==> flow/design.v <==
module data_source (
    input wire clk,
    input wire rst_n,
    output reg fifo_write_valid,
    output reg [8:0] fifo_write_data,
    input wire fifo_write_ready,
    output reg lcd_resetn
);
localparam MAX_CMDS = 69;
reg [8:0] init_cmd[MAX_CMDS:0];
localparam INIT_RESET   = 4'd0;
localparam INIT_PREPARE = 4'd1;
localparam INIT_WAKEUP  = 4'd2;
localparam INIT_SNOOZE  = 4'd3;
localparam INIT_WORKING = 4'd4;
localparam SEND_PIXEL_H = 4'd5;
localparam SEND_PIXEL_L = 4'd6;
localparam FRAME_DONE   = 4'd7;
localparam CNT_100MS = 32'd2700000;
localparam CNT_120MS = 32'd3240000;
localparam CNT_200MS = 32'd5400000;
reg [3:0] init_state;
reg [6:0] cmd_index;
reg [31:0] delay_cnt;
reg [15:0] pixel_cnt;
reg [15:0] pixel_data;
reg [3:0] frame_cmd_index;
localparam LCD_WIDTH = 240;
localparam LCD_HEIGHT = 135;
localparam PIXEL_COUNT = LCD_WIDTH * LCD_HEIGHT;
localparam COLOR_BLUE  = 16'h001F;
localparam COLOR_GREEN = 16'h07E0;
localparam COLOR_RED   = 16'hF800;
localparam CMD_CASET = 9'h02A;
localparam CMD_RASET = 9'h02B;
localparam CMD_RAMWR = 9'h02C;
initial begin
    init_cmd[0] = 9'h036;
    init_cmd[1] = 9'h170;
    init_cmd[2] = 9'h03A;
    init_cmd[3] = 9'h105;
    init_cmd[4] = 9'h0B2;
    init_cmd[5] = 9'h10C;
    init_cmd[6] = 9'h10C;
    init_cmd[7] = 9'h100;
    init_cmd[8] = 9'h133;
    init_cmd[9] = 9'h133;
    init_cmd[10] = 9'h0B7;
    init_cmd[11] = 9'h135;
    init_cmd[12] = 9'h0BB;
    init_cmd[13] = 9'h119;
    init_cmd[14] = 9'h0C0;
    init_cmd[15] = 9'h12C;
    init_cmd[16] = 9'h0C2;
    init_cmd[17] = 9'h101;
    init_cmd[18] = 9'h0C3;
    init_cmd[19] = 9'h112;
    init_cmd[20] = 9'h0C4;
    init_cmd[21] = 9'h120;
    init_cmd[22] = 9'h0C6;
    init_cmd[23] = 9'h10F;
    init_cmd[24] = 9'h0D0;
    init_cmd[25] = 9'h1A4;
    init_cmd[26] = 9'h1A1;
    init_cmd[27] = 9'h0E0;
    init_cmd[28] = 9'h1D0;
    init_cmd[29] = 9'h104;
    init_cmd[30] = 9'h10D;
    init_cmd[31] = 9'h111;
    init_cmd[32] = 9'h113;
    init_cmd[33] = 9'h12B;
    init_cmd[34] = 9'h13F;
    init_cmd[35] = 9'h154;
    init_cmd[36] = 9'h14C;
    init_cmd[37] = 9'h118;
    init_cmd[38] = 9'h10D;
    init_cmd[39] = 9'h10B;
    init_cmd[40] = 9'h11F;
    init_cmd[41] = 9'h123;
    init_cmd[42] = 9'h0E1;
    init_cmd[43] = 9'h1D0;
    init_cmd[44] = 9'h104;
    init_cmd[45] = 9'h10C;
    init_cmd[46] = 9'h111;
    init_cmd[47] = 9'h113;
    init_cmd[48] = 9'h12C;
    init_cmd[49] = 9'h13F;
    init_cmd[50] = 9'h144;
    init_cmd[51] = 9'h151;
    init_cmd[52] = 9'h12F;
    init_cmd[53] = 9'h11F;
    init_cmd[54] = 9'h11F;
    init_cmd[55] = 9'h120;
    init_cmd[56] = 9'h123;
    init_cmd[57] = 9'h021;
    init_cmd[58] = 9'h029;
    init_cmd[59] = 9'h02A;
    init_cmd[60] = 9'h100;
    init_cmd[61] = 9'h128;
    init_cmd[62] = 9'h101;
    init_cmd[63] = 9'h117;
    init_cmd[64] = 9'h02B;
    init_cmd[65] = 9'h100;
    init_cmd[66] = 9'h135;
    init_cmd[67] = 9'h100;
    init_cmd[68] = 9'h1BB;
    init_cmd[69] = 9'h02C;
end
always @(posedge clk or negedge rst_n) begin
    if (!rst_n) begin
        init_state <= INIT_RESET;
        cmd_index <= 0;
        delay_cnt <= 0;
        pixel_cnt <= 0;
        pixel_data <= 0;
        frame_cmd_index <= 0;
        lcd_resetn <= 0;
        fifo_write_valid <= 0;
        fifo_write_data <= 0;
    end else begin
        fifo_write_valid <= 0;
        case (init_state)
            INIT_RESET: begin
                lcd_resetn <= 0;
                if (delay_cnt == CNT_100MS) begin
                    delay_cnt <= 0;
                    init_state <= INIT_PREPARE;
                    lcd_resetn <= 1;
                end else begin
                    delay_cnt <= delay_cnt + 1;
                end
            end
            INIT_PREPARE: begin
                if (delay_cnt == CNT_200MS) begin
                    delay_cnt <= 0;
                    init_state <= INIT_WAKEUP;
                end else begin
                    delay_cnt <= delay_cnt + 1;
                end
            end
            INIT_WAKEUP: begin
                if (fifo_write_ready && !fifo_write_valid) begin
                    fifo_write_valid <= 1;
                    fifo_write_data <= 9'h011;
                    init_state <= INIT_SNOOZE;
                end
            end
            INIT_SNOOZE: begin
                if (delay_cnt == CNT_120MS) begin
                    delay_cnt <= 0;
                    cmd_index <= 0;
                    init_state <= INIT_WORKING;
                end else begin
                    delay_cnt <= delay_cnt + 1;
                end
            end
            INIT_WORKING: begin
                if (cmd_index <= MAX_CMDS) begin
                    if (fifo_write_ready && !fifo_write_valid) begin
                        fifo_write_valid <= 1;
                        fifo_write_data <= init_cmd[cmd_index];
                        cmd_index <= cmd_index + 1;
                    end
                end else begin
                    init_state <= SEND_PIXEL_H;
                    pixel_cnt <= 0;
                end
            end
            SEND_PIXEL_H: begin
                if (pixel_cnt < PIXEL_COUNT) begin
                    if (pixel_cnt < (PIXEL_COUNT / 3))
                        pixel_data <= COLOR_BLUE;
                    else if (pixel_cnt < (PIXEL_COUNT * 2 / 3))
                        pixel_data <= COLOR_GREEN;
                    else
                        pixel_data <= COLOR_RED;
                    if (fifo_write_ready && !fifo_write_valid) begin
                        fifo_write_valid <= 1;
                        fifo_write_data <= {1'b1, pixel_data[15:8]};
                        init_state <= SEND_PIXEL_L;
                    end
                end else begin
                    init_state <= FRAME_DONE;
                    frame_cmd_index <= 0;
                end
            end
            SEND_PIXEL_L: begin
                if (fifo_write_ready && !fifo_write_valid) begin
                    fifo_write_valid <= 1;
                    fifo_write_data <= {1'b1, pixel_data[7:0]};
                    pixel_cnt <= pixel_cnt + 1;
                    init_state <= SEND_PIXEL_H;
                end
            end
            FRAME_DONE: begin
                if (fifo_write_ready && !fifo_write_valid) begin
                    fifo_write_valid <= 1;
                    case (frame_cmd_index)
                        4'd0: fifo_write_data <= CMD_CASET;
                        4'd1: fifo_write_data <= 9'h100;
                        4'd2: fifo_write_data <= 9'h128;
                        4'd3: fifo_write_data <= 9'h101;
                        4'd4: fifo_write_data <= 9'h117;
                        4'd5: fifo_write_data <= CMD_RASET;
                        4'd6: fifo_write_data <= 9'h100;
                        4'd7: fifo_write_data <= 9'h135;
                        4'd8: fifo_write_data <= 9'h100;
                        4'd9: fifo_write_data <= 9'h1BB;
                        4'd10: fifo_write_data <= CMD_RAMWR;
                    endcase
                    if (frame_cmd_index == 4'd10) begin
                        frame_cmd_index <= 0;
                        pixel_cnt <= 0;
                        init_state <= SEND_PIXEL_H;
                    end else begin
                        frame_cmd_index <= frame_cmd_index + 1;
                    end
                end
            end
            default: init_state <= INIT_RESET;
        endcase
    end
end
endmodule
module fifo #(
    parameter DEPTH = 16,
    parameter WIDTH = 9
) (
    input wire clk,
    input wire rst_n,
    input wire read_ready,
    output wire read_valid,
    output reg [WIDTH-1:0] read_data,
    output wire write_ready,
    input wire write_valid,
    input wire [WIDTH-1:0] write_data
);
localparam PTR_BITS = $clog2(DEPTH);
reg [WIDTH-1:0] data [DEPTH-1:0];
reg [PTR_BITS:0] wr_ptr, rd_ptr;
wire [PTR_BITS:0] n = wr_ptr - rd_ptr;
integer i;
always @(posedge clk or negedge rst_n) begin
    if (!rst_n) begin
        for (i = 0; i < DEPTH; i = i + 1) begin
            data[i] <= 0;
        end
        wr_ptr <= 0;
        rd_ptr <= 0;
        read_data <= 0;
    end else begin
        if (write_valid && write_ready) begin
            data[wr_ptr[PTR_BITS-1:0]] <= write_data;
            wr_ptr <= wr_ptr + 1;
        end
        if (read_valid && read_ready) begin
            read_data <= data[rd_ptr[PTR_BITS-1:0]];
            rd_ptr <= rd_ptr + 1;
        end
    end
end
assign read_valid = (n != 0);
assign write_ready = (n != DEPTH);
endmodule
module serializer(
    input clk,
    input rst_n,
    input fifo_valid,         
    input [8:0] fifo_data,   
    output fifo_read_ready,   
    output reg CS,          
    output reg SCLK,       
    output reg D_C,          
    output reg SDA          
);
    localparam IDLE  = 2'd0;
    localparam LOAD  = 2'd1;
    localparam SHIFT = 2'd2;
    localparam DONE  = 2'd3;
    reg [1:0] state;
    reg [7:0] shift_reg;  
    reg [2:0] crt;   
    assign fifo_read_ready = (state == IDLE);
    always @(posedge clk or negedge rst_n) begin
        if (!rst_n) begin
            state     <= IDLE;
            shift_reg <= 8'd0;
            crt   <= 0;
            CS        <= 1;  
            SCLK      <= 0;
            D_C       <= 0;
            SDA       <= 0;
        end else begin
            case (state)
                IDLE: begin
                    CS   <= 1;
                    SCLK <= 0;
                    if (fifo_valid) begin
                        state <= LOAD;
                    end
                end
                LOAD: begin
                    D_C       <= fifo_data[8];  
                    shift_reg <= fifo_data[7:0];
                    crt <= 3'd7;  
                    CS        <= 0;  
                    state     <= SHIFT;
                end
                SHIFT: begin                 
                    if (SCLK == 0) begin
                        SCLK <= 1;
                        SDA  <= shift_reg[crt];
                    end else begin
                        SCLK <= 0;
                        if (crt == 0)
                            state <= DONE;
                        else
                            crt <= crt - 1;
                    end
                end
                DONE: begin
                    CS    <= 1; 
                    state <= IDLE;
                end
                default: state <= IDLE;
            endcase
        end
    end
endmodule
module lcd_driver_top (
    input  wire clk,
    input  wire rst_n,
    output wire lcd_resetn,
    output wire lcd_cs,
    output wire lcd_dc,
    output wire lcd_sclk,
    output wire lcd_sda
);
wire ds_fifo_write_valid;
wire [8:0] ds_fifo_write_data;
wire ds_fifo_write_ready;
wire fifo_serial_read_valid;
wire [8:0] fifo_serial_read_data;
wire fifo_serial_read_ready;
data_source data_source_inst (
    .clk(clk),
    .rst_n(rst_n),
    .fifo_write_valid(ds_fifo_write_valid),
    .fifo_write_data(ds_fifo_write_data),
    .fifo_write_ready(ds_fifo_write_ready),
    .lcd_resetn(lcd_resetn)
);
fifo #(
    .DEPTH(16),
    .WIDTH(9)
) fifo_inst (
    .clk(clk),
    .rst_n(rst_n),
    .read_ready(fifo_serial_read_ready),
    .read_valid(fifo_serial_read_valid),
    .read_data(fifo_serial_read_data),
    .write_ready(ds_fifo_write_ready),
    .write_valid(ds_fifo_write_valid),
    .write_data(ds_fifo_write_data)
);
serializer serializer_inst (
    .clk(clk),
    .rst_n(rst_n),
    .fifo_valid(fifo_serial_read_valid),
    .fifo_data(fifo_serial_read_data),
    .fifo_read_ready(fifo_serial_read_ready),
    .CS(lcd_cs),
    .SCLK(lcd_sclk),
    .D_C(lcd_dc),
    .SDA(lcd_sda)
);
endmodule
Lab notebook: lcd_driver_top

Reports on lcd_driver_top

Module lcd_driver_top before and after one edit of its RTL, step after step.
"original" refers to lines of the RTL above, "edited" to lines of the edited file.
"change" is "edited" less "original", of the values as shown; "relative change" is that difference over "original", in percent.
Not given: --

Top: lcd_driver_top
Clock input: clk
Cell library: sky130hd
Timing corner: tt_025C_1v80

Edit of the RTL

Unified diff, file above to edited file.
This change comes from a script, not from a designer. No optimisation was intended, and the edited design may behave differently.

```diff
@@ -261,5 +261,7 @@
 end
 assign read_valid = (n != 0);
-assign write_ready = (n != DEPTH);
+reg write_ready_d1;
+always @(posedge clk) write_ready_d1 <= (n != DEPTH);
+assign write_ready = write_ready_d1;
 endmodule
 module serializer(
```

Word-level counts

Yosys after proc, flatten, opt, wreduce and memory -nomap, before mapping. Print and check cells are not counted. Equal cells are merged and count once.
Yosys's memory passes give these memory sizes; they may raise the number of words (mostly to a power of two), join words into wider ones and drop unused or constant bits.

Storage and ports:

| item                            | original | edited | change | relative change (%) |
| flip-flop bits (word level)     | 270      | 271    | +1     | +0.37 |
| bits in latches                 | 0        | 0      | 0      | -- |
| RAM bits                        | 0        | 0      | 0      | -- |
| ROM bits                        | 630      | 630    | 0      | 0.00 |
| clocked read ports x word width | 0        | 0      | 0      | -- |
| memory cells                    | 1        | 1      | 0      | 0.00 |
| input port bits                 | 2        | 2      | 0      | 0.00 |
| output and inout bits           | 5        | 5      | 0      | 0.00 |
| elaborated cells                | 226      | 227    | +1     | +0.44 |

Memory list:

| item                                         | original                                  | edited |
| shape (words x width / read and write ports) | data_source_inst.init_cmd 70 x 9 bit 1R0W | data_source_inst.init_cmd 70 x 9 bit 1R0W |

Operators by class:

| item                      | original | edited | change | relative change (%) |
| add/subtract/negate cells | 8        | 8      | 0      | 0.00 |
| multiply operators        | 0        | 0      | 0      | -- |
| div/mod/pow operators     | 0        | 0      | 0      | -- |
| $lt $le $gt $ge           | 4        | 4      | 0      | 0.00 |
| equal/unequal tests       | 73       | 73     | 0      | 0.00 |
| shift operators           | 1        | 1      | 0      | 0.00 |
| multiplexer cells         | 55       | 55     | 0      | 0.00 |
| bitwise operators         | 1        | 1      | 0      | 0.00 |
| reduce/logical cells      | 48       | 48     | 0      | 0.00 |

Operator kinds equal on both sides are left out: 61.

Longest topological paths

Depth = most cells in a row (Yosys ltp): at word level without a register or memory, in the mapped netlist without a sequential cell, where the memories' decode and read muxes count.

Logic depth:

| item                         | original | edited | change | relative change (%) |
| depth after elaboration      | 6        | 5      | -1     | -16.67 |
| ABC_AREA                     | 0        | 0      | --     | -- |
| mapped depth                 | 11       | 11     | 0      | 0.00 |
| mapped depth without buffers | 8        | 8      | 0      | 0.00 |

After synthesis

Source: synth_stat.txt of the flow (Yosys; design flattened, memories mapped). It holds for the ABC_AREA given above (unset counts as 0); a run with the other value may have another netlist.

Cell types:

| type                      | original | edited | change | relative change (%) |
| sky130_fd_sc_hd__nand2_1  | 91       | 112    | +21    | +23.08 |
| sky130_fd_sc_hd__mux2_2   | 155      | 167    | +12    | +7.74 |
| sky130_fd_sc_hd__nor2_1   | 67       | 76     | +9     | +13.43 |
| sky130_fd_sc_hd__a21oi_1  | 60       | 51     | -9     | -15.00 |
| sky130_fd_sc_hd__o211ai_1 | 7        | 16     | +9     | +128.57 |
| sky130_fd_sc_hd__a22oi_1  | 18       | 26     | +8     | +44.44 |
| sky130_fd_sc_hd__nor3_1   | 17       | 25     | +8     | +47.06 |
| sky130_fd_sc_hd__or4_1    | 10       | 2      | -8     | -80.00 |
| sky130_fd_sc_hd__o21ai_0  | 68       | 75     | +7     | +10.29 |
| sky130_fd_sc_hd__a221oi_1 | 20       | 13     | -7     | -35.00 |
| sky130_fd_sc_hd__a22o_1   | 14       | 21     | +7     | +50.00 |
| sky130_fd_sc_hd__buf_1    | 13       | 6      | -7     | -53.85 |
| sky130_fd_sc_hd__mux2_1   | 7        | 0      | -7     | -100.00 |
| sky130_fd_sc_hd__o311a_1  | 7        | 0      | -7     | -100.00 |
| sky130_fd_sc_hd__nand2b_1 | 17       | 22     | +5     | +29.41 |
| sky130_fd_sc_hd__nand3b_1 | 9        | 4      | -5     | -55.56 |
| sky130_fd_sc_hd__a41oi_1  | 6        | 1      | -5     | -83.33 |
| sky130_fd_sc_hd__clkbuf_1 | 69       | 73     | +4     | +5.80 |

Cell types equal on both sides are left out: 16.
The list need not be complete.

Mapped netlist:

| item                  | original | edited  | change | relative change (%) |
| cell count            | 1301     | 1318    | +17    | +1.31 |
| synthesis area (µm²)  | 13960.9  | 13825.8 | -135.1 | -0.97 |
| sequential area (µm²) | 6585.1   | 6605.1  | +20.0  | +0.30 |
| flip-flops            | 263      | 264     | +1     | +0.38 |
| buffers               | 88       | 84      | -4     | -4.55 |

The figures by module come from a second, unflattened synthesis with its own total; it is not the netlist above.

Unflattened totals:

| item                                          | original | edited  | change | relative change (%) |
| cell total of the unflattened synthesis       | 1338     | 1291    | -47    | -3.51 |
| area total of the unflattened synthesis (µm²) | 14219.9  | 14057.2 | -162.7 | -1.14 |

Each row is one instance without its submodules.

Modules, original:

| module         | times used | cells | area (µm²) | seq. area (µm²) |
| fifo           | 1          | 606   | 7771.2     | 4078.9 |
| data_source    | 1          | 668   | 5615.4     | 2028.2 |
| serializer     | 1          | 64    | 833.3      | 478.0 |
| lcd_driver_top | 1          | 0     | 0.0        | 0.0 |

Modules, edited:

| module         | times used | cells | area (µm²) | seq. area (µm²) |
| fifo           | 1          | 559   | 7608.5     | 4098.9 |
| data_source    | 1          | 668   | 5615.4     | 2028.2 |
| serializer     | 1          | 64    | 833.3      | 478.0 |
| lcd_driver_top | 1          | 0     | 0.0        | 0.0 |

Path before layout

OpenSTA on the mapped netlist: ideal clock, no wires. The path of least setup slack (recovery checks aside). Input and output delay are each 20% of the period. Register names are those of the netlist, which keeps one name where synthesis merged equal registers.

Path after synthesis:

| item                          | original                       | edited                                  | change | relative change (%) |
| path kind                     | register to register           | register to register                    | --     | -- |
| start point                   | register fifo_inst.rd_ptr[2]   | register data_source_inst.cmd_index[1]  | --     | -- |
| end point                     | register fifo_inst.data[15][0] | register data_source_inst.pixel_cnt[15] | --     | -- |
| clock period (ps)             | 10000                          | 10000                                   | 0      | 0.00 |
| setup time (ps)               | 125                            | 121                                     | -4     | -- |
| time at the first pin (ps)    | 0                              | 0                                       | 0      | -- |
| arrival (ps)                  | 3151                           | 2586                                    | -565   | -17.93 |
| required time (ps)            | 9875                           | 9879                                    | +4     | +0.04 |
| slack (ps)                    | 6725                           | 7293                                    | +568   | -- |
| path delay (ps)               | 3276                           | 2707                                    | -569   | -17.37 |
| stages on the path            | 12                             | 11                                      | -1     | -8.33 |
| buffers on the path           | 3                              | 3                                       | 0      | 0.00 |
| synthesis period reached (ps) | 3275                           | 2707                                    | -568   | -17.34 |

"path delay" = arrival - input delay + setup time.
"stages on the path" counts driving pins, that of a launching flip-flop among them; a cell with two outputs on the path counts twice.
"synthesis period reached" is the clock period less the worst setup slack; recovery checks do not enter. This is arithmetic on one report: input and output delays are still those of the set period (20% each).
The rows between start and end are the longest chain of elaborated cells between them; the timing report does not say that the signal goes this way. Where chains are equally long, one stands for them.
A line is the first line of the expression or statement that the cell stems from. Yosys adds cells for indexed reads and writes and turns some case tables into memories.
At most two assigning lines are given for a register; there are more.
Lines with a computed index may be missing from the assigning lines.

On the way, after synthesis, original:
Cells stage by stage: sky130_fd_sc_hd__dfrtp_1 > sky130_fd_sc_hd__clkbuf_1 > sky130_fd_sc_hd__inv_1 > sky130_fd_sc_hd__clkbuf_1 > sky130_fd_sc_hd__ha_1 > sky130_fd_sc_hd__and3b_1 > sky130_fd_sc_hd__or4_4 > sky130_fd_sc_hd__a211o_2 > sky130_fd_sc_hd__and3_4 > sky130_fd_sc_hd__buf_6 > sky130_fd_sc_hd__nand3_4 > sky130_fd_sc_hd__mux2_2
Length of the longest elaborated chain: 4
Elaborated cells between the ends (all ways): 4
Source lines of those cells: 3
Those cells by class: add/sub (1); eq/ne (1); reduce/logical (2)

Ends and longest elaborated chain, after synthesis, original:

| item                  | line | RTL |
| start: declaration    | 240  | `reg [PTR_BITS:0] wr_ptr, rd_ptr;` |
| start: assignment     | 249  | `rd_ptr <= 0;` |
| start: assignment     | 258  | `rd_ptr <= rd_ptr + 1;` |
| subtractor 5 bit      | 241  | `wire [PTR_BITS:0] n = wr_ptr - rd_ptr;` |
| inequality test 5 bit | 263  | `assign write_ready = (n != DEPTH);` |
| logical AND 1 bit     | 252  | `if (write_valid && write_ready) begin` |
| AND reduction 2 bit   | --   |  |
| end: assignment       | 246  | `data[i] <= 0;` |
| end: declaration      | 239  | `reg [WIDTH-1:0] data [DEPTH-1:0];` |

On the way, after synthesis, edited:
Cells stage by stage: sky130_fd_sc_hd__dfrtp_1 > sky130_fd_sc_hd__clkbuf_1 > sky130_fd_sc_hd__inv_1 > sky130_fd_sc_hd__ha_1 > sky130_fd_sc_hd__nand2b_1 > sky130_fd_sc_hd__o21a_1 > sky130_fd_sc_hd__o21ai_1 > sky130_fd_sc_hd__nand2_1 > sky130_fd_sc_hd__clkbuf_1 > sky130_fd_sc_hd__clkbuf_1 > sky130_fd_sc_hd__a22o_1
Length of the longest elaborated chain: 3
Elaborated cells between the ends (all ways): 5
Source lines of those cells: 2
Those cells by class: compare (1); eq/ne (1); mux (2); reduce/logical (1)

Ends and longest elaborated chain, after synthesis, edited:

| item                           | line | RTL |
| start: declaration             | 23   | `reg [6:0] cmd_index;` |
| start: assignment              | 112  | `cmd_index <= 0;` |
| start: assignment              | 162  | `cmd_index <= cmd_index + 1;` |
| less-or-equal comparator 7 bit | 158  | `if (cmd_index <= MAX_CMDS) begin` |
| two-way mux 16 bit             | 158  |  |
| case mux 16 bit (select 3 bit) | 122  | `case (init_state)` |
| end: assignment                | 114  | `pixel_cnt <= 0;` |
| end: assignment                | 191  | `pixel_cnt <= pixel_cnt + 1;` |
| end: declaration               | 25   | `reg [15:0] pixel_cnt;` |

Timing after layout

Path of least setup slack in the final report of the runs of pair 1 (OpenROAD, finished layout, wires in). Where an end is a register, its clock arrival counts in the times.
The report prints the path's times to 10 ps; the period is as set.

Path post-layout:

| item                       | original                       | edited                      | change | relative change (%) |
| path kind                  | register to register           | register to output          | --     | -- |
| start point                | register fifo_inst.rd_ptr[2]   | register serializer_inst.CS | --     | -- |
| end point                  | register fifo_inst.data[10][1] | output lcd_cs               | --     | -- |
| clock period (ps)          | 10000                          | 10000                       | 0      | 0.00 |
| output delay (ps)          | --                             | 2000                        | --     | -- |
| setup time (ps)            | 110                            | --                          | --     | -- |
| time at the first pin (ps) | 560                            | 550                         | -10    | -1.79 |
| arrival (ps)               | 4140                           | 1610                        | -2530  | -61.11 |
| required time (ps)         | 10450                          | 8000                        | -2450  | -23.44 |
| slack (ps)                 | 6310                           | 6390                        | +80    | -- |
| stages on the path         | 10                             | 2                           | -8     | -80.00 |
| buffers on the path        | 1                              | 1                           | 0      | 0.00 |

The rows between start and end are the longest chain of elaborated cells between them; the timing report does not say that the signal goes this way. Where chains are equally long, one stands for them.
At most two assigning lines are given for a register; there are more.
Lines with a computed index may be missing from the assigning lines.

On the way, post-layout, original:
Cells stage by stage: sky130_fd_sc_hd__dfrtp_1 > sky130_fd_sc_hd__buf_4 > sky130_fd_sc_hd__inv_1 > sky130_fd_sc_hd__ha_1 > sky130_fd_sc_hd__and3b_1 > sky130_fd_sc_hd__or4_4 > sky130_fd_sc_hd__a211oi_2 > sky130_fd_sc_hd__nor2_2 > sky130_fd_sc_hd__nand4b_2 > sky130_fd_sc_hd__mux2_2
Length of the longest elaborated chain: 4
Elaborated cells between the ends (all ways): 4
Source lines of those cells: 3
Those cells by class: add/sub (1); eq/ne (1); reduce/logical (2)

Ends and longest elaborated chain, post-layout, original:

| item                  | line | RTL |
| start: declaration    | 240  | `reg [PTR_BITS:0] wr_ptr, rd_ptr;` |
| start: assignment     | 249  | `rd_ptr <= 0;` |
| start: assignment     | 258  | `rd_ptr <= rd_ptr + 1;` |
| subtractor 5 bit      | 241  | `wire [PTR_BITS:0] n = wr_ptr - rd_ptr;` |
| inequality test 5 bit | 263  | `assign write_ready = (n != DEPTH);` |
| logical AND 1 bit     | 252  | `if (write_valid && write_ready) begin` |
| AND reduction 2 bit   | --   |  |
| end: assignment       | 246  | `data[i] <= 0;` |
| end: declaration      | 239  | `reg [WIDTH-1:0] data [DEPTH-1:0];` |

On the way, post-layout, edited:
Cells stage by stage: sky130_fd_sc_hd__dfstp_2 > sky130_fd_sc_hd__clkdlybuf4s50_1
Length of the longest elaborated chain: 0
Elaborated cells between the ends (all ways): 0
Source lines of those cells: 0

Ends and longest elaborated chain, post-layout, edited:

| item               | line | RTL |
| start: declaration | 273  | `output reg CS,` |
| start: assignment  | 291  | `CS        <= 1;` |
| start: assignment  | 298  | `CS   <= 1;` |
| end: declaration   | 336  | `output wire lcd_cs,` |

Measured runs

Runs of the flow (Yosys, OpenROAD) on both versions; the two runs of a pair have the same settings. The constraints put input and output delay at 20% of the set period each and load the outputs with 0.01 pF.

Flow settings, pair 1:
period_ns: 10.0
CAP_MARGIN: 20
CORE_MARGIN: 2
CORE_UTILIZATION: 40
SLEW_MARGIN: 20

Final reports, pair 1:

| item                                 | original | edited  | change | relative change (%) |
| netlist area reported by Yosys (µm²) | 13960.9  | 13825.8 | -135.1 | -0.97 |
| area of the die (µm²)                | 36412.3  | 36067.7 | -344.6 | -0.95 |
| std-cell area (final layout) (µm²)   | 15409.8  | 15327.2 | -82.6  | -0.54 |
| utilization                          | 0.447    | 0.447   | 0.000  | -- |
| worst setup slack after layout (ps)  | 6305     | 6388    | +83    | -- |
| summed negative setup slack (ps)     | 0        | 0       | 0      | -- |
| smallest hold slack (ps)             | 480      | 471     | -9     | -- |
| total power after layout (mW)        | 2.256    | 2.216   | -0.040 | -1.77 |
| clock period reached (ps)            | 3695     | 3612    | -83    | -2.25 |

Flow settings, pair 2:
CELL_PAD_IN_SITES_DETAIL_PLACEMENT: 1
CORE_ASPECT_RATIO: 1.95
CORE_MARGIN: 4
CORE_UTILIZATION: 38
PLACE_DENSITY_LB_ADDON: 0.12
SETUP_SLACK_MARGIN: -0.09
SLEW_MARGIN: 15
period_ns: 5.79
CAP_MARGIN: 20

Final reports, pair 2:

| item                                 | original | edited  | change | relative change (%) |
| netlist area reported by Yosys (µm²) | 13960.9  | 13825.8 | -135.1 | -0.97 |
| area of the die (µm²)                | 40042.4  | 39671.1 | -371.3 | -0.93 |
| std-cell area (final layout) (µm²)   | 15305.9  | 15223.4 | -82.5  | -0.54 |
| utilization                          | 0.423    | 0.424   | +0.001 | -- |
| worst setup slack after layout (ps)  | 1850     | 2237    | +387   | -- |
| summed negative setup slack (ps)     | 0        | 0       | 0      | -- |
| smallest hold slack (ps)             | 470      | 470     | 0      | -- |
| total power after layout (mW)        | 3.765    | 3.668   | -0.097 | -2.58 |
| clock period reached (ps)            | 3940     | 3553    | -387   | -9.82 |

"clock period reached" is the run's clock period less its worst setup slack. It is reckoned from that one timing run; input and output delays stay at 20% of the period that was set.
"total power after layout" rests on the timing tool's default activity at the inputs, not on a simulated workload.
